==> flow/design.v <==
`timescale 1ns / 1ps
module hx711driver (
    input clk,
    input reset,
    input logic ce,  
    input logic [15:0] dvsr,  
    input logic start,
    output logic [23:0] dout,
    output logic hx711_done_tick,
    output logic ready,
    output logic sclk,
    input logic hx711_in
);
typedef enum {idle, cpha_delay, p0, p1, g0, g1} state_type;
state_type state_reg;
state_type state_next;
logic p_clk;
logic [15:0] c_reg;
logic [15:0] c_next;
logic hx711_clk_reg;
logic hx711_clk_next;
logic ready_i;
logic hx711_done_tick_i;
logic [5:0] n_reg;
logic [5:0] n_next;
logic [23:0] si_reg;
logic [23:0] si_next;
always_ff @(posedge clk, posedge reset)
    if (reset) begin
        state_reg <= idle;
        si_reg <= 0;
        n_reg <= 0;
        c_reg <= 0;
        hx711_clk_reg <= 0;
    end
    else if (ce) begin
        state_reg <= state_next;
        si_reg <= si_next;
        n_reg <= n_next;
        c_reg <= c_next;
        hx711_clk_reg <= hx711_clk_next;
    end
always_comb
begin
    state_next = state_reg;  
    ready_i = 0;
    hx711_done_tick_i = 0;
    si_next = si_reg;
    n_next = n_reg;
    c_next = c_reg;
    case (state_reg)
        idle: begin
                ready_i = 1;  
                if (start & !hx711_in) begin  
                    n_next = 0;  
                    c_next =0;   
                    state_next = cpha_delay;  
                end
            end
        cpha_delay: begin
                if (c_reg==dvsr) begin  
                    state_next = p0;  
                    c_next = 0;   
                end
                else
                    c_next = c_reg + 1;  
            end
        p0: begin
                if (c_reg==dvsr) begin  
                    state_next = p1;   
                    si_next = {si_reg[22:0], hx711_in};  
                    c_next = 0;  
                end
                else
                    c_next = c_reg + 1;   
            end
        p1: begin
                if (c_reg==dvsr) begin  
                    if (n_reg==23) begin  
                        state_next = g0;  
                        c_next = 0;  
                    end
                    else begin
                        state_next = p0;   
                        n_next = n_reg + 1;   
                        c_next = 0;   
                    end
                end
                else
                    c_next = c_reg + 1;  
            end
        g0: begin
                if (c_reg==dvsr) begin  
                    state_next = g1;  
                    c_next = 0;  
                end
                else
                    c_next = c_reg + 1;   
            end
        g1: begin
                if (c_reg==dvsr) begin  
                    hx711_done_tick_i = 1;   
                    state_next = idle;   
                end
                else
                    c_next = c_reg + 1;  
            end
     endcase
end
assign ready = ready_i;
assign hx711_done_tick = hx711_done_tick_i;
assign p_clk = (state_next==p0) || (state_next == g0);
assign hx711_clk_next = p_clk;
assign dout = si_reg;
assign sclk = hx711_clk_reg;
endmodule
`timescale 1ns / 1ps
module seven_seg_driver (
    input logic clock,
    input logic reset,
    input logic [23:0] binary_in,
    output logic [7:0] segments_out,  
    output logic [7:0] anodes_out      
);
    logic [15:0] refresh_counter;
    logic refresh_tick;
    always_ff @(posedge clock, posedge reset) begin
        if (reset) begin
            refresh_counter <= '0;
            refresh_tick <= 1'b0;
        end else begin
            refresh_tick <= 1'b0;  
            if (refresh_counter == 16'd1023) begin
                refresh_counter <= '0;
                refresh_tick <= 1'b1;
            end else begin
                refresh_counter <= refresh_counter + 1;
            end
        end
    end
    logic [31:0] bcd_digits;  
    always_comb begin
        logic [23:0] bin_copy;
        logic [31:0] bcd_temp;
        bin_copy = binary_in;
        bcd_temp = '0;
        for (int i = 0; i < 24; i++) begin
            for (int j = 0; j < 8; j++) begin
                if (bcd_temp[ (j*4) +: 4 ] > 4) begin
                bcd_temp[ (j*4) +: 4 ] = bcd_temp[ (j*4) +: 4 ] + 3;
                end
            end
            {bcd_temp, bin_copy} = {bcd_temp, bin_copy} << 1;
        end
        bcd_digits = bcd_temp;  
    end
    logic [2:0] digit_selector;  
    logic [3:0] current_bcd_digit;  
    always_ff @(posedge clock, posedge reset) begin
        if (reset) begin
            digit_selector <= '0;
        end else if (refresh_tick) begin
            digit_selector <= digit_selector + 1;  
        end
    end
    always_comb begin
        case (digit_selector)
            3'd0:    current_bcd_digit = bcd_digits[3:0];    
            3'd1:    current_bcd_digit = bcd_digits[7:4];    
            3'd2:    current_bcd_digit = bcd_digits[11:8];   
            3'd3:    current_bcd_digit = bcd_digits[15:12];  
            3'd4:    current_bcd_digit = bcd_digits[19:16];  
            3'd5:    current_bcd_digit = bcd_digits[23:20];  
            3'd6:    current_bcd_digit = bcd_digits[27:24];  
            3'd7:    current_bcd_digit = bcd_digits[31:28];  
            default: current_bcd_digit = 4'b1111;          
        endcase
    end
    always_comb begin
        case (current_bcd_digit)
            4'd0:    segments_out = 8'b00000011;  
            4'd1:    segments_out = 8'b10011111;  
            4'd2:    segments_out = 8'b00100101;  
            4'd3:    segments_out = 8'b00001101;  
            4'd4:    segments_out = 8'b10011001;  
            4'd5:    segments_out = 8'b01001001;  
            4'd6:    segments_out = 8'b01000001;  
            4'd7:    segments_out = 8'b00011111;  
            4'd8:    segments_out = 8'b00000001;  
            4'd9:    segments_out = 8'b00001001;  
            default: segments_out = 8'b11111111;  
        endcase
    end
    always_comb begin
        case (digit_selector)
            3'd0:    anodes_out = 8'b11111110;  
            3'd1:    anodes_out = 8'b11111101;  
            3'd2:    anodes_out = 8'b11111011;  
            3'd3:    anodes_out = 8'b11110111;  
            3'd4:    anodes_out = 8'b11101111;  
            3'd5:    anodes_out = 8'b11011111;  
            3'd6:    anodes_out = 8'b10111111;  
            3'd7:    anodes_out = 8'b01111111;  
            default: anodes_out = 8'b11111111;  
        endcase
    end
endmodule
`timescale 1ns / 1ps
module top_nexys_a7 (
    input logic clock,       
    input logic reset,
    input logic hx711_data_in,
    output logic hx711_sclk_out,
    output logic [5:0] states_led,
    output logic [7:0] DDP,
    output logic [7:0] AN
);
    logic clock50MHz;
    always_ff @(posedge clock, posedge reset) begin
        if (reset) clock50MHz <= 0;
        else       clock50MHz <= ~clock50MHz;
    end
    logic ce_50;
    assign ce_50 = ~clock50MHz;
    logic hx711_data_sync1, hx711_data_sync2;
    always_ff @(posedge clock) begin
        if (ce_50) begin
            hx711_data_sync1 <= hx711_data_in;
            hx711_data_sync2 <= hx711_data_sync1;
        end
    end
    logic [23:0] s_hx711_raw_bits; 
    logic        s_hx711_tick;     
    hx711driver inst_hx711_driver (
        .clk(clock), 
        .reset(reset), 
        .ce(ce_50),
        .dvsr(16'd50), 
        .start(1'b1), 
        .dout(s_hx711_raw_bits), 
        .hx711_done_tick(s_hx711_tick),
        .ready(), 
        .sclk(hx711_sclk_out), 
        .hx711_in(hx711_data_sync2) 
    );
    logic signed [31:0] data_signed;
    assign data_signed = {{8{s_hx711_raw_bits[23]}}, s_hx711_raw_bits};
    logic s_tick_sync_r, s_tick_rising;
    always_ff @(posedge clock) s_tick_sync_r <= s_hx711_tick;
    assign s_tick_rising = s_hx711_tick && !s_tick_sync_r; 
    localparam int CLOCKS_PER_SECOND = 100_000;
    localparam int THRESHOLD = 50;                      
    localparam int NOISE_LIMIT = 15000; 
    int timer_1sec;
    logic signed [63:0] accumulator_sum; 
    int sample_count;
    int consecutive_outliers;
    logic signed [31:0] current_second_avg;
    logic signed [31:0] previous_second_avg;
    logic signed [31:0] display_stable_val;
    logic signed [31:0] r_sample_captured;  
    typedef enum logic [3:0] {
        ST_IDLE,          
        ST_SAMPLE_CALC,   
        ST_SAMPLE_CHECK,  
        ST_SAMPLE_ACCUM,  
        ST_PREP_DIV,      
        ST_DIVIDE,        
        ST_UPDATE,        
        ST_CLEANUP        
    } state_t;
    state_t state;
    logic [63:0] div_dividend;
    logic [63:0] div_remainder;
    logic [31:0] div_divisor;
    logic [31:0] div_quotient;
    logic [6:0]  div_counter;
    logic        div_sign_bit;
    logic signed [31:0] r_diff;
    logic [31:0] r_abs_diff;
    logic        r_is_valid_sample;
    always_ff @(posedge clock, posedge reset) begin
        if (reset) begin
            timer_1sec <= '0;
            accumulator_sum <= '0;
            sample_count <= '0;
            current_second_avg <= '0;
            previous_second_avg <= '0;
            display_stable_val <= '0;
            states_led <= '0;
            state <= ST_IDLE;
            div_dividend <= 0; 
            div_remainder <= 0; 
            div_divisor <= 0;
            div_quotient <= 0; 
            div_counter <= 0; 
            div_sign_bit <= 0;
            consecutive_outliers <= 0;
            r_sample_captured <= 0;
            r_diff <= 0;
            r_abs_diff <= 0;
            r_is_valid_sample <= 0;
        end
        else begin
            case (state)
                ST_IDLE: begin
                    if (s_tick_rising) begin
                        r_sample_captured <= data_signed;  
                        state <= ST_SAMPLE_CALC;           
                    end 
                    else if (timer_1sec == CLOCKS_PER_SECOND - 1) begin
                        timer_1sec <= 0;
                        state <= ST_PREP_DIV;
                    end 
                    else begin
                        timer_1sec <= timer_1sec + 1;
                    end
                end
                ST_SAMPLE_CALC: begin
                    if (timer_1sec != CLOCKS_PER_SECOND - 1) timer_1sec <= timer_1sec + 1;
                    r_diff <= r_sample_captured - current_second_avg;
                    state <= ST_SAMPLE_CHECK;
                end
                ST_SAMPLE_CHECK: begin
                    if (timer_1sec != CLOCKS_PER_SECOND - 1) timer_1sec <= timer_1sec + 1;
                    if (r_diff < 0) r_abs_diff <= unsigned'(-r_diff);
                    else            r_abs_diff <= unsigned'(r_diff);
                    state <= ST_SAMPLE_ACCUM;
                end
                ST_SAMPLE_ACCUM: begin
                    if (timer_1sec != CLOCKS_PER_SECOND - 1) timer_1sec <= timer_1sec + 1;
                    if (r_abs_diff < NOISE_LIMIT || current_second_avg == 0 || consecutive_outliers >= 3) begin
                        accumulator_sum <= accumulator_sum + r_sample_captured;
                        sample_count <= sample_count + 1;
                        consecutive_outliers <= 0;
                    end else begin
                        consecutive_outliers <= consecutive_outliers + 1;
                    end
                    state <= ST_IDLE;  
                end
                ST_PREP_DIV: begin
                    if (sample_count == 0) begin
                        current_second_avg <= 0;
                        state <= ST_UPDATE;
                    end else begin
                        if (accumulator_sum < 0) begin
                            div_dividend <= unsigned'(-accumulator_sum);
                            div_sign_bit <= 1'b1;
                        end else begin
                            div_dividend <= unsigned'(accumulator_sum);
                            div_sign_bit <= 1'b0;
                        end
                        div_divisor   <= unsigned'(sample_count);
                        div_remainder <= 0;
                        div_quotient  <= 0;
                        div_counter   <= 63; 
                        state <= ST_DIVIDE;
                    end
                end
                ST_DIVIDE: begin
                    div_remainder = (div_remainder << 1) | (div_dividend[div_counter]);
                    if (div_remainder >= div_divisor) begin
                        div_remainder = div_remainder - div_divisor;
                        div_quotient[div_counter] = 1'b1; 
                    end
                    if (div_counter == 0) state <= ST_UPDATE;
                    else div_counter <= div_counter - 1;
                end
                ST_UPDATE: begin
                    logic signed [31:0] temp_avg;
                    if (div_sign_bit) temp_avg = signed'(-div_quotient);
                    else              temp_avg = signed'(div_quotient);
                    current_second_avg <= temp_avg;
                    display_stable_val <= temp_avg;
                    if ((previous_second_avg - temp_avg) > THRESHOLD) states_led <= 6'b101101; 
                    else states_led <= 6'b000000;
                    state <= ST_CLEANUP;
                end
                ST_CLEANUP: begin
                    previous_second_avg <= current_second_avg;
                    accumulator_sum <= 0;
                    sample_count <= 0;
                    state <= ST_IDLE; 
                end
                default: state <= ST_IDLE;
            endcase
        end
    end
    logic [23:0] final_display_number;
    always_comb begin
        if (display_stable_val < 0) final_display_number = unsigned'(-display_stable_val);
        else                        final_display_number = unsigned'(display_stable_val);
    end
    seven_seg_driver inst_display (
        .clock(clock),                  
        .reset(reset),                
        .binary_in(final_display_number),   
        .segments_out(DDP),           
        .anodes_out(AN)               
    );
endmodule
From RTL to reports: top_nexys_a7
Tool output for the design above before and after an edit, in the order of the flow.
"before" refers to lines of the RTL above, "after" to lines of the edited file.
"diff" is "after" less "before", of the values as shown; "rel_change_pct" is that difference over "before", in percent.
Library cell names are shortened.
{"block": "inputs", "design": "top_nexys_a7", "clock": "clock", "library": "sky130hd", "pvt_corner": "tt_025C_1v80"}

The edit
Unified diff, file above to edited file.
A script made this edit. It changes what the design does and was not meant as an optimisation.
begin of diff
@@ -365,5 +365,5 @@
                     end
                     if (div_counter == 0) state <= ST_UPDATE;
-                    else div_counter <= div_counter - 1;
+                    else div_counter <= div_counter + 1;
                 end
                 ST_UPDATE: begin
end of diff

After elaboration
Yosys after proc, flatten, opt, wreduce and memory -nomap, before mapping. Memory bits, and registers merged into a memory's read port (data or address), are not among the register bits. Print and check cells are not counted.
Memory sizes are those after Yosys's memory passes, which may raise the word count (mostly to a power of two), join words into wider ones and drop unused or constant bits.
{"block": "word_totals", "item": "mem_count", "before": 2, "after": 2, "diff": 0, "rel_change_pct": 0.00}
{"block": "word_totals", "item": "wordCells", "before": 655, "after": 655, "diff": 0, "rel_change_pct": 0.00}
{"block": "word_totals", "item": "output_inout_bits", "before": 23, "after": 23, "diff": 0, "rel_change_pct": 0.00}
{"block": "word_totals", "item": "inputBits", "before": 3, "after": 3, "diff": 0, "rel_change_pct": 0.00}
{"block": "word_totals", "item": "rom_bits", "before": 176, "after": 176, "diff": 0, "rel_change_pct": 0.00}
{"block": "word_totals", "item": "ff_bits", "before": 656, "after": 656, "diff": 0, "rel_change_pct": 0.00}
{"block": "mem_list", "item": "mem_shapes", "before": "16x7 r1 w0; 8x8 r1 w0", "after": "16x7 r1 w0; 8x8 r1 w0"}
{"block": "op_classes", "item": "n_logic", "before": 6, "after": 6, "diff": 0, "rel_change_pct": 0.00}
{"block": "op_classes", "item": "n_cmp", "before": 163, "after": 163, "diff": 0, "rel_change_pct": 0.00}
{"block": "op_classes", "item": "n_shift", "before": 2, "after": 2, "diff": 0, "rel_change_pct": 0.00}
{"block": "op_classes", "item": "n_addsub", "before": 173, "after": 173, "diff": 0, "rel_change_pct": 0.00}
{"block": "op_classes", "item": "muxes", "before": 209, "after": 209, "diff": 0, "rel_change_pct": 0.00}
{"block": "op_classes", "item": "n_eq", "before": 39, "after": 39, "diff": 0, "rel_change_pct": 0.00}
{"block": "op_classes", "item": "reduce_logical", "before": 31, "after": 31, "diff": 0, "rel_change_pct": 0.00}
{"block": "op_table", "op": "7-bit by 1-bit subtractor with 7-bit output (second input constant)", "before": 1, "after": 0, "diff": -1, "rel_change_pct": -100.00}
{"block": "op_table", "op": "7-bit by 1-bit adder with 7-bit output (second input constant)", "before": 0, "after": 1, "diff": 1}
Unchanged operator kinds not shown: 85.

Logic depth
Yosys ltp: most cells in a row. Word level: on the elaborated netlist, between registers, memories and ports. Mapped: between sequential cells and ports; inverters and the memories' decode and read muxes count.
{"block": "logic_depth", "item": "depth_word", "before": 49, "after": 49, "diff": 0, "rel_change_pct": 0.00}
{"block": "logic_depth", "item": "ABC_AREA", "before": "0", "after": "0"}
{"block": "logic_depth", "item": "mapped_depth", "before": 112, "after": 113, "diff": 1, "rel_change_pct": 0.89}
{"block": "logic_depth", "item": "mapped_depth_nobuf", "before": 106, "after": 104, "diff": -2, "rel_change_pct": -1.89}

Netlist
Yosys stat after the flow's synthesis: flattened, memories mapped to cells. It holds for the ABC_AREA given above (unset counts as 0); a run with the other value may have another netlist.
{"block": "synth_totals", "item": "flip_flops", "before": 622, "after": 622, "diff": 0, "rel_change_pct": 0.00}
{"block": "synth_totals", "item": "cells", "before": 5744, "after": 5892, "diff": 148, "rel_change_pct": 2.58}
{"block": "synth_totals", "item": "seq_area_mm2", "before": 0.0155724, "after": 0.0155724, "diff": 0.0000000, "rel_change_pct": 0.00}
{"block": "synth_totals", "item": "area_mm2", "before": 0.0500305, "after": 0.0506861, "diff": 0.0006556, "rel_change_pct": 1.31}
{"block": "synth_totals", "item": "buffers", "before": 206, "after": 234, "diff": 28, "rel_change_pct": 13.59}
{"block": "by_type", "cell_type": "clkbuf_1", "before": 136, "after": 172, "diff": 36, "rel_change_pct": 26.47}
{"block": "by_type", "cell_type": "nand2b_1", "before": 79, "after": 57, "diff": -22, "rel_change_pct": -27.85}
{"block": "by_type", "cell_type": "o21a_1", "before": 29, "after": 51, "diff": 22, "rel_change_pct": 75.86}
{"block": "by_type", "cell_type": "nor2_1", "before": 472, "after": 493, "diff": 21, "rel_change_pct": 4.45}
{"block": "by_type", "cell_type": "nand2_1", "before": 563, "after": 579, "diff": 16, "rel_change_pct": 2.84}
{"block": "by_type", "cell_type": "nand3_1", "before": 143, "after": 127, "diff": -16, "rel_change_pct": -11.19}
{"block": "by_type", "cell_type": "a21oi_1", "before": 345, "after": 360, "diff": 15, "rel_change_pct": 4.35}
{"block": "by_type", "cell_type": "xnor2_1", "before": 211, "after": 225, "diff": 14, "rel_change_pct": 6.64}
{"block": "by_type", "cell_type": "o211ai_1", "before": 44, "after": 58, "diff": 14, "rel_change_pct": 31.82}
{"block": "by_type", "cell_type": "a21o_1", "before": 157, "after": 170, "diff": 13, "rel_change_pct": 8.28}
{"block": "by_type", "cell_type": "nor4_1", "before": 88, "after": 75, "diff": -13, "rel_change_pct": -14.77}
{"block": "by_type", "cell_type": "a211oi_1", "before": 36, "after": 49, "diff": 13, "rel_change_pct": 36.11}
{"block": "by_type", "cell_type": "xor2_1", "before": 272, "after": 283, "diff": 11, "rel_change_pct": 4.04}
{"block": "by_type", "cell_type": "a31oi_1", "before": 41, "after": 52, "diff": 11, "rel_change_pct": 26.83}
{"block": "by_type", "cell_type": "or2_2", "before": 32, "after": 21, "diff": -11, "rel_change_pct": -34.38}
{"block": "by_type", "cell_type": "and2_1", "before": 54, "after": 44, "diff": -10, "rel_change_pct": -18.52}
{"block": "by_type", "cell_type": "nand4_1", "before": 52, "after": 62, "diff": 10, "rel_change_pct": 19.23}
{"block": "by_type", "cell_type": "buf_4", "before": 26, "after": 16, "diff": -10, "rel_change_pct": -38.46}
Unchanged cell types not shown: 37.
The list need not be complete.
The figures by module come from a second, unflattened synthesis with its own total; it is not the netlist above.
{"block": "hier_totals", "item": "hier_cells", "before": 6330, "after": 6371, "diff": 41, "rel_change_pct": 0.65}
{"block": "hier_totals", "item": "area_unflattened_mm2", "before": 0.0528394, "after": 0.0529821, "diff": 0.0001427, "rel_change_pct": 0.27}
Rows give one instance, submodules left out.
{"block": "by_module_before", "mod": "top_nexys_a7", "area_mm2": 0.0341765, "seq_area_mm2": 0.0136694, "n_cells": 3782, "n_inst": 1}
{"block": "by_module_before", "mod": "seven_seg_driver", "area_mm2": 0.0157013, "seq_area_mm2": 0.0005005, "n_cells": 2280, "n_inst": 1}
{"block": "by_module_before", "mod": "hx711driver", "area_mm2": 0.0029616, "seq_area_mm2": 0.0014026, "n_cells": 268, "n_inst": 1}
{"block": "by_module_after", "mod": "top_nexys_a7", "area_mm2": 0.0343192, "seq_area_mm2": 0.0136694, "n_cells": 3823, "n_inst": 1}
{"block": "by_module_after", "mod": "seven_seg_driver", "area_mm2": 0.0157013, "seq_area_mm2": 0.0005005, "n_cells": 2280, "n_inst": 1}
{"block": "by_module_after", "mod": "hx711driver", "area_mm2": 0.0029616, "seq_area_mm2": 0.0014026, "n_cells": 268, "n_inst": 1}

Worst setup path after synthesis
Source: OpenSTA report_checks on the synthesized netlist (no wires, ideal clock, input and output delay 20% of the period each), path of least setup slack; recovery checks are left aside. Register names are those of the netlist, which keeps one name where synthesis merged equal registers.
{"block": "synth_path", "item": "path_type", "before": "reg-to-output", "after": "reg-to-output"}
{"block": "synth_path", "item": "startpoint", "before": "reg display_stable_val[8]", "after": "reg display_stable_val[5]"}
{"block": "synth_path", "item": "endpoint", "before": "out DDP[2]", "after": "out DDP[6]"}
{"block": "synth_path", "item": "tclk_ns", "before": 40.0, "after": 40.0, "diff": 0.0, "rel_change_pct": 0.00}
{"block": "synth_path", "item": "setup_slack_ns", "before": 10.197, "after": 10.864, "diff": 0.667}
{"block": "synth_path", "item": "out_delay_ns", "before": 8.000, "after": 8.000, "diff": 0.000, "rel_change_pct": 0.00}
{"block": "synth_path", "item": "arrival_ns", "before": 21.803, "after": 21.136, "diff": -0.667, "rel_change_pct": -3.06}
{"block": "synth_path", "item": "stages", "before": 106, "after": 105, "diff": -1, "rel_change_pct": -0.94}
{"block": "synth_path", "item": "delay_ns", "before": 21.803, "after": 21.136, "diff": -0.667, "rel_change_pct": -3.06}
{"block": "synth_path", "item": "t_first_pin_ns", "before": 0.000, "after": 0.000, "diff": 0.000}
{"block": "synth_path", "item": "required_time_ns", "before": 32.000, "after": 32.000, "diff": 0.000, "rel_change_pct": 0.00}
{"block": "synth_path", "item": "path_buffers", "before": 11, "after": 10, "diff": -1, "rel_change_pct": -9.09}
{"block": "synth_path", "item": "synth_period_reached_ns", "before": 29.803, "after": 29.136, "diff": -0.667, "rel_change_pct": -2.24}
"delay_ns" = arrival - input delay + setup time.
At an output port there is no setup time.
"stages" counts driving pins, that of a launching flip-flop among them; a cell with two outputs on the path counts twice.
"synth_period_reached_ns" is the clock period less the worst setup slack; recovery checks do not enter. This is arithmetic on one report: input and output delays are still those of the set period (20% each).
Between the ends stands the longest chain of elaborated cells between them, by number of cells; it is not shown to be the way that was timed. Of several equally long chains one is given.
A line is the first line of the expression or statement that the cell stems from. Yosys adds cells for indexed reads and writes and turns some case tables into memories.
The chain passes a memory read, where the word-level depth is cut; so it can be longer than that depth.
{"block": "synth_between_before", "path_cell_list": "dfrtp_1 -> or4_4 -> or3_1 -> buf_4 -> o311a_4 -> or3_4 -> nand2_1 -> ha_1 -> or3_1 -> nor4_1 -> or4_1 -> clkbuf_2 -> nand2_1 -> o221a_2 -> and2_4 -> inv_1 -> ha_1 -> or3_1 -> [70 not listed] -> o21ba_2 -> xnor2_1 -> ha_1 -> nor2_1 -> or3_1 -> o211a_1 -> xor2_1 -> ha_1 -> o21bai_2 -> xor2_1 -> o221ai_1 -> a21oi_1 -> a32oi_4 -> inv_2 -> ha_1 -> inv_1 -> mux2i_1 -> a22oi_1", "elab_chain_cells": 50, "cone_cells": 452, "cone_lines": 5, "cone_classes": "add/sub: 150; compare: 150; mux: 151; memory: 1"}
{"block": "synth_rtl_before", "item": "start, declared", "line_no": 260, "text": "logic signed [31:0] display_stable_val;"}
{"block": "synth_rtl_before", "item": "start, assigned", "line_no": 289, "text": "display_stable_val <= '0;"}
{"block": "synth_rtl_before", "item": "start, assigned", "line_no": 374, "text": "display_stable_val <= temp_avg;"}
{"block": "synth_rtl_before", "item": "24-bit negator", "line_no": 391, "text": "if (display_stable_val < 0) final_display_number = unsigned'(-display_stable_val);"}
{"block": "synth_rtl_before", "item": "24-bit two-way mux", "line_no": 391}
{"block": "synth_rtl_before", "item": "1-bit by 2-bit adder with 3-bit output", "line_no": 150, "text": "bcd_temp[ (j*4) +: 4 ] = bcd_temp[ (j*4) +: 4 ] + 3;"}
{"block": "synth_rtl_before", "item": "3-bit two-way mux", "line_no": 149, "text": "if (bcd_temp[ (j*4) +: 4 ] > 4) begin"}
{"block": "synth_rtl_before", "item": "4-bit by 3-bit greater-than comparator with 1-bit output", "line_no": 149}
{"block": "synth_rtl_before", "item": "4-bit two-way mux", "line_no": 149}
{"block": "synth_rtl_before", "item": "4-bit by 3-bit greater-than comparator with 1-bit output", "line_no": 149}
{"block": "synth_rtl_before", "item": "[36 not listed]"}
{"block": "synth_rtl_before", "item": "4-bit two-way mux", "line_no": 149}
{"block": "synth_rtl_before", "item": "4-bit by 2-bit adder with 4-bit output", "line_no": 150}
{"block": "synth_rtl_before", "item": "4-bit two-way mux", "line_no": 149}
{"block": "synth_rtl_before", "item": "4-bit by 2-bit adder with 4-bit output", "line_no": 150}
{"block": "synth_rtl_before", "item": "4-bit two-way mux", "line_no": 149}
{"block": "synth_rtl_before", "item": "4-bit parallel mux with 8-bit select", "line_no": 167, "text": "case (digit_selector)"}
{"block": "synth_rtl_before", "item": "memory 16 x 7 bit", "line_no": 180, "text": "case (current_bcd_digit)"}
{"block": "synth_rtl_before", "item": "end, declared", "line_no": 215, "text": "output logic [7:0] DDP,"}
{"block": "synth_between_after", "path_cell_list": "dfrtp_1 -> or4_1 -> buf_2 -> or4b_1 -> buf_2 -> o31a_1 -> xnor2_2 -> inv_1 -> ha_1 -> xor2_1 -> xnor2_1 -> inv_1 -> ha_1 -> inv_1 -> a41oi_1 -> xnor2_2 -> ha_1 -> inv_1 -> [69 not listed] -> inv_1 -> a21oi_1 -> xnor2_1 -> ha_1 -> o211ai_1 -> o221a_2 -> xor2_1 -> ha_1 -> inv_1 -> a21boi_2 -> xor2_1 -> o221ai_2 -> o32ai_4 -> inv_2 -> ha_1 -> inv_1 -> nor2_1 -> a21oi_1", "elab_chain_cells": 50, "cone_cells": 452, "cone_lines": 5, "cone_classes": "add/sub: 150; compare: 150; mux: 151; memory: 1"}
{"block": "synth_rtl_after", "item": "start, declared", "line_no": 260, "text": "logic signed [31:0] display_stable_val;"}
{"block": "synth_rtl_after", "item": "start, assigned", "line_no": 289, "text": "display_stable_val <= '0;"}
{"block": "synth_rtl_after", "item": "start, assigned", "line_no": 374, "text": "display_stable_val <= temp_avg;"}
{"block": "synth_rtl_after", "item": "24-bit negator", "line_no": 391, "text": "if (display_stable_val < 0) final_display_number = unsigned'(-display_stable_val);"}
{"block": "synth_rtl_after", "item": "24-bit two-way mux", "line_no": 391}
{"block": "synth_rtl_after", "item": "1-bit by 2-bit adder with 3-bit output", "line_no": 150, "text": "bcd_temp[ (j*4) +: 4 ] = bcd_temp[ (j*4) +: 4 ] + 3;"}
{"block": "synth_rtl_after", "item": "3-bit two-way mux", "line_no": 149, "text": "if (bcd_temp[ (j*4) +: 4 ] > 4) begin"}
{"block": "synth_rtl_after", "item": "4-bit by 3-bit greater-than comparator with 1-bit output", "line_no": 149}
{"block": "synth_rtl_after", "item": "4-bit two-way mux", "line_no": 149}
{"block": "synth_rtl_after", "item": "4-bit by 3-bit greater-than comparator with 1-bit output", "line_no": 149}
{"block": "synth_rtl_after", "item": "[36 not listed]"}
{"block": "synth_rtl_after", "item": "4-bit two-way mux", "line_no": 149}
{"block": "synth_rtl_after", "item": "4-bit by 2-bit adder with 4-bit output", "line_no": 150}
{"block": "synth_rtl_after", "item": "4-bit two-way mux", "line_no": 149}
{"block": "synth_rtl_after", "item": "4-bit by 2-bit adder with 4-bit output", "line_no": 150}
{"block": "synth_rtl_after", "item": "4-bit two-way mux", "line_no": 149}
{"block": "synth_rtl_after", "item": "4-bit parallel mux with 8-bit select", "line_no": 167, "text": "case (digit_selector)"}
{"block": "synth_rtl_after", "item": "memory 16 x 7 bit", "line_no": 180, "text": "case (current_bcd_digit)"}
{"block": "synth_rtl_after", "item": "end, declared", "line_no": 215, "text": "output logic [7:0] DDP,"}

Worst path after layout
From the final timing report of each run of pair A: the path of least setup slack in the routed layout; clock arrival at registers is part of the times.
{"block": "layout_path", "item": "path_type", "before": "reg-to-output", "after": "reg-to-output"}
{"block": "layout_path", "item": "startpoint", "before": "reg display_stable_val[0]", "after": "reg display_stable_val[5]"}
{"block": "layout_path", "item": "endpoint", "before": "out DDP[3]", "after": "out DDP[6]"}
{"block": "layout_path", "item": "stages", "before": 94, "after": 91, "diff": -3, "rel_change_pct": -3.19}
{"block": "layout_path", "item": "t_first_pin_ns", "before": 0.61, "after": 0.64, "diff": 0.03, "rel_change_pct": 4.92}
{"block": "layout_path", "item": "tclk_ns", "before": 34.4, "after": 34.4, "diff": 0.0, "rel_change_pct": 0.00}
{"block": "layout_path", "item": "setup_slack_ns", "before": 2.19, "after": 2.44, "diff": 0.25}
{"block": "layout_path", "item": "path_buffers", "before": 1, "after": 1, "diff": 0, "rel_change_pct": 0.00}
{"block": "layout_path", "item": "out_delay_ns", "before": 6.88, "after": 6.88, "diff": 0.00, "rel_change_pct": 0.00}
{"block": "layout_path", "item": "arrival_ns", "before": 25.33, "after": 25.08, "diff": -0.25, "rel_change_pct": -0.99}
{"block": "layout_path", "item": "required_time_ns", "before": 27.52, "after": 27.52, "diff": 0.00, "rel_change_pct": 0.00}
Between the ends stands the longest chain of elaborated cells between them, by number of cells; it is not shown to be the way that was timed. Of several equally long chains one is given.
The chain passes a memory read, where the word-level depth is cut; so it can be longer than that depth.
{"block": "layout_between_before", "path_cell_list": "dfrtp_1 -> inv_1 -> ha_1 -> or4b_2 -> nor2_1 -> a311oi_1 -> a211oi_1 -> nand2_1 -> ha_1 -> or3_1 -> nor4_2 -> nor4_1 -> nand2b_1 -> o221a_2 -> and2_4 -> inv_1 -> ha_1 -> or3_1 -> [58 not listed] -> mux2_4 -> inv_2 -> ha_1 -> a21oi_1 -> a211oi_1 -> o22ai_1 -> xnor2_1 -> ha_1 -> o221ai_1 -> xnor2_1 -> nand2_1 -> a32oi_4 -> inv_2 -> ha_1 -> inv_1 -> mux2i_1 -> a22oi_1 -> clkdlybuf4s50_1", "elab_chain_cells": 50, "cone_cells": 452, "cone_lines": 5, "cone_classes": "add/sub: 150; compare: 150; mux: 151; memory: 1"}
{"block": "layout_rtl_before", "item": "start, declared", "line_no": 260, "text": "logic signed [31:0] display_stable_val;"}
{"block": "layout_rtl_before", "item": "start, assigned", "line_no": 289, "text": "display_stable_val <= '0;"}
{"block": "layout_rtl_before", "item": "start, assigned", "line_no": 374, "text": "display_stable_val <= temp_avg;"}
{"block": "layout_rtl_before", "item": "24-bit negator", "line_no": 391, "text": "if (display_stable_val < 0) final_display_number = unsigned'(-display_stable_val);"}
{"block": "layout_rtl_before", "item": "24-bit two-way mux", "line_no": 391}
{"block": "layout_rtl_before", "item": "1-bit by 2-bit adder with 3-bit output", "line_no": 150, "text": "bcd_temp[ (j*4) +: 4 ] = bcd_temp[ (j*4) +: 4 ] + 3;"}
{"block": "layout_rtl_before", "item": "3-bit two-way mux", "line_no": 149, "text": "if (bcd_temp[ (j*4) +: 4 ] > 4) begin"}
{"block": "layout_rtl_before", "item": "4-bit by 3-bit greater-than comparator with 1-bit output", "line_no": 149}
{"block": "layout_rtl_before", "item": "4-bit two-way mux", "line_no": 149}
{"block": "layout_rtl_before", "item": "4-bit by 3-bit greater-than comparator with 1-bit output", "line_no": 149}
{"block": "layout_rtl_before", "item": "[36 not listed]"}
{"block": "layout_rtl_before", "item": "4-bit two-way mux", "line_no": 149}
{"block": "layout_rtl_before", "item": "4-bit by 2-bit adder with 4-bit output", "line_no": 150}
{"block": "layout_rtl_before", "item": "4-bit two-way mux", "line_no": 149}
{"block": "layout_rtl_before", "item": "4-bit by 2-bit adder with 4-bit output", "line_no": 150}
{"block": "layout_rtl_before", "item": "4-bit two-way mux", "line_no": 149}
{"block": "layout_rtl_before", "item": "4-bit parallel mux with 8-bit select", "line_no": 167, "text": "case (digit_selector)"}
{"block": "layout_rtl_before", "item": "memory 16 x 7 bit", "line_no": 180, "text": "case (current_bcd_digit)"}
{"block": "layout_rtl_before", "item": "end, declared", "line_no": 215, "text": "output logic [7:0] DDP,"}
{"block": "layout_between_after", "path_cell_list": "dfrtp_1 -> or4_1 -> or4b_1 -> o31a_1 -> xnor2_2 -> inv_2 -> ha_1 -> nor2b_1 -> and3_1 -> o31ai_1 -> a41oi_1 -> xnor2_1 -> ha_1 -> inv_1 -> o311ai_4 -> and4_2 -> a21oi_4 -> nand3_2 -> [55 not listed] -> a21oi_1 -> xnor2_1 -> ha_1 -> o211ai_1 -> o221a_2 -> xor2_1 -> ha_1 -> inv_1 -> a21boi_2 -> xor2_1 -> o221ai_2 -> o32ai_4 -> inv_2 -> ha_1 -> inv_1 -> nor2_1 -> a21oi_1 -> clkdlybuf4s50_1", "elab_chain_cells": 50, "cone_cells": 452, "cone_lines": 5, "cone_classes": "add/sub: 150; compare: 150; mux: 151; memory: 1"}
{"block": "layout_rtl_after", "item": "start, declared", "line_no": 260, "text": "logic signed [31:0] display_stable_val;"}
{"block": "layout_rtl_after", "item": "start, assigned", "line_no": 289, "text": "display_stable_val <= '0;"}
{"block": "layout_rtl_after", "item": "start, assigned", "line_no": 374, "text": "display_stable_val <= temp_avg;"}
{"block": "layout_rtl_after", "item": "24-bit negator", "line_no": 391, "text": "if (display_stable_val < 0) final_display_number = unsigned'(-display_stable_val);"}
{"block": "layout_rtl_after", "item": "24-bit two-way mux", "line_no": 391}
{"block": "layout_rtl_after", "item": "1-bit by 2-bit adder with 3-bit output", "line_no": 150, "text": "bcd_temp[ (j*4) +: 4 ] = bcd_temp[ (j*4) +: 4 ] + 3;"}
{"block": "layout_rtl_after", "item": "3-bit two-way mux", "line_no": 149, "text": "if (bcd_temp[ (j*4) +: 4 ] > 4) begin"}
{"block": "layout_rtl_after", "item": "4-bit by 3-bit greater-than comparator with 1-bit output", "line_no": 149}
{"block": "layout_rtl_after", "item": "4-bit two-way mux", "line_no": 149}
{"block": "layout_rtl_after", "item": "4-bit by 3-bit greater-than comparator with 1-bit output", "line_no": 149}
{"block": "layout_rtl_after", "item": "[36 not listed]"}
{"block": "layout_rtl_after", "item": "4-bit two-way mux", "line_no": 149}
{"block": "layout_rtl_after", "item": "4-bit by 2-bit adder with 4-bit output", "line_no": 150}
{"block": "layout_rtl_after", "item": "4-bit two-way mux", "line_no": 149}
{"block": "layout_rtl_after", "item": "4-bit by 2-bit adder with 4-bit output", "line_no": 150}
{"block": "layout_rtl_after", "item": "4-bit two-way mux", "line_no": 149}
{"block": "layout_rtl_after", "item": "4-bit parallel mux with 8-bit select", "line_no": 167, "text": "case (digit_selector)"}
{"block": "layout_rtl_after", "item": "memory 16 x 7 bit", "line_no": 180, "text": "case (current_bcd_digit)"}
{"block": "layout_rtl_after", "item": "end, declared", "line_no": 215, "text": "output logic [7:0] DDP,"}

Measured runs
Both versions went through the flow (Yosys, OpenROAD) with the same settings in each pair. Constraints: input delay and output delay 20% of the set period each, output load 0.01 pF.
{"block": "flow_settings_pair_A", "CORE_UTILIZATION": 40, "period_ns": 34.4, "CAP_MARGIN": 20, "CORE_MARGIN": 2, "SLEW_MARGIN": 20}
{"block": "measured_pair_A", "item": "worst_hold_slack_ns", "before": 0.423, "after": 0.424, "diff": 0.001}
{"block": "measured_pair_A", "item": "yosys.chip_area_mm2", "before": 0.0500305, "after": 0.0506861, "diff": 0.0006556, "rel_change_pct": 1.31}
{"block": "measured_pair_A", "item": "post_route_stdcell_area_mm2", "before": 0.0539943, "after": 0.0545223, "diff": 0.0005280, "rel_change_pct": 0.98}
{"block": "measured_pair_A", "item": "setup_tns_ns", "before": 0.000, "after": 0.000, "diff": 0.000}
{"block": "measured_pair_A", "item": "final_power_uw", "before": 1493, "after": 1463, "diff": -30, "rel_change_pct": -2.01}
{"block": "measured_pair_A", "item": "period_less_ws_ns", "before": 32.214, "after": 31.962, "diff": -0.252, "rel_change_pct": -0.78}
{"block": "measured_pair_A", "item": "utilization_frac", "before": 0.436, "after": 0.434, "diff": -0.002}
{"block": "measured_pair_A", "item": "timing.setup.ws_ns", "before": 2.186, "after": 2.438, "diff": 0.252}
{"block": "measured_pair_A", "item": "design_die_area_mm2", "before": 0.127921, "after": 0.129578, "diff": 0.001657, "rel_change_pct": 1.30}
{"block": "flow_settings_pair_B", "ABC_AREA": 0, "CELL_PAD_IN_SITES_GLOBAL_PLACEMENT": 2, "CORE_MARGIN": 3, "CORE_UTILIZATION": 28, "CTS_CLUSTER_DIAMETER": 285, "CTS_CLUSTER_SIZE": 67, "MAX_ROUTING_LAYER": "met4", "PLACE_DENSITY_LB_ADDON": 0.06, "SETUP_SLACK_MARGIN": -0.67, "SLEW_MARGIN": 35, "period_ns": 25.1, "CAP_MARGIN": 20}
{"block": "measured_pair_B", "item": "worst_hold_slack_ns", "before": 0.465, "after": 0.459, "diff": -0.006}
{"block": "measured_pair_B", "item": "yosys.chip_area_mm2", "before": 0.0500305, "after": 0.0506861, "diff": 0.0006556, "rel_change_pct": 1.31}
{"block": "measured_pair_B", "item": "post_route_stdcell_area_mm2", "before": 0.0588001, "after": 0.0594232, "diff": 0.0006231, "rel_change_pct": 1.06}
{"block": "measured_pair_B", "item": "setup_tns_ns", "before": -0.220, "after": 0.000, "diff": 0.220}
{"block": "measured_pair_B", "item": "final_power_uw", "before": 1454, "after": 1453, "diff": -1, "rel_change_pct": -0.07}
{"block": "measured_pair_B", "item": "period_less_ws_ns", "before": 25.159, "after": 24.626, "diff": -0.533, "rel_change_pct": -2.12}
{"block": "measured_pair_B", "item": "utilization_frac", "before": 0.332, "after": 0.332, "diff": 0.000}
{"block": "measured_pair_B", "item": "timing.setup.ws_ns", "before": -0.059, "after": 0.474, "diff": 0.533}
{"block": "measured_pair_B", "item": "design_die_area_mm2", "before": 0.183788, "after": 0.186162, "diff": 0.002374, "rel_change_pct": 1.29}
"period_less_ws_ns" means the clock period less the worst setup slack. The figure is calculated, with input and output delays left at 20% of the set period.
By "final_power_uw" is meant OpenSTA's value without simulated activity: inputs other than the clock are taken to toggle once in ten clock periods, and the tool carries that through the logic.
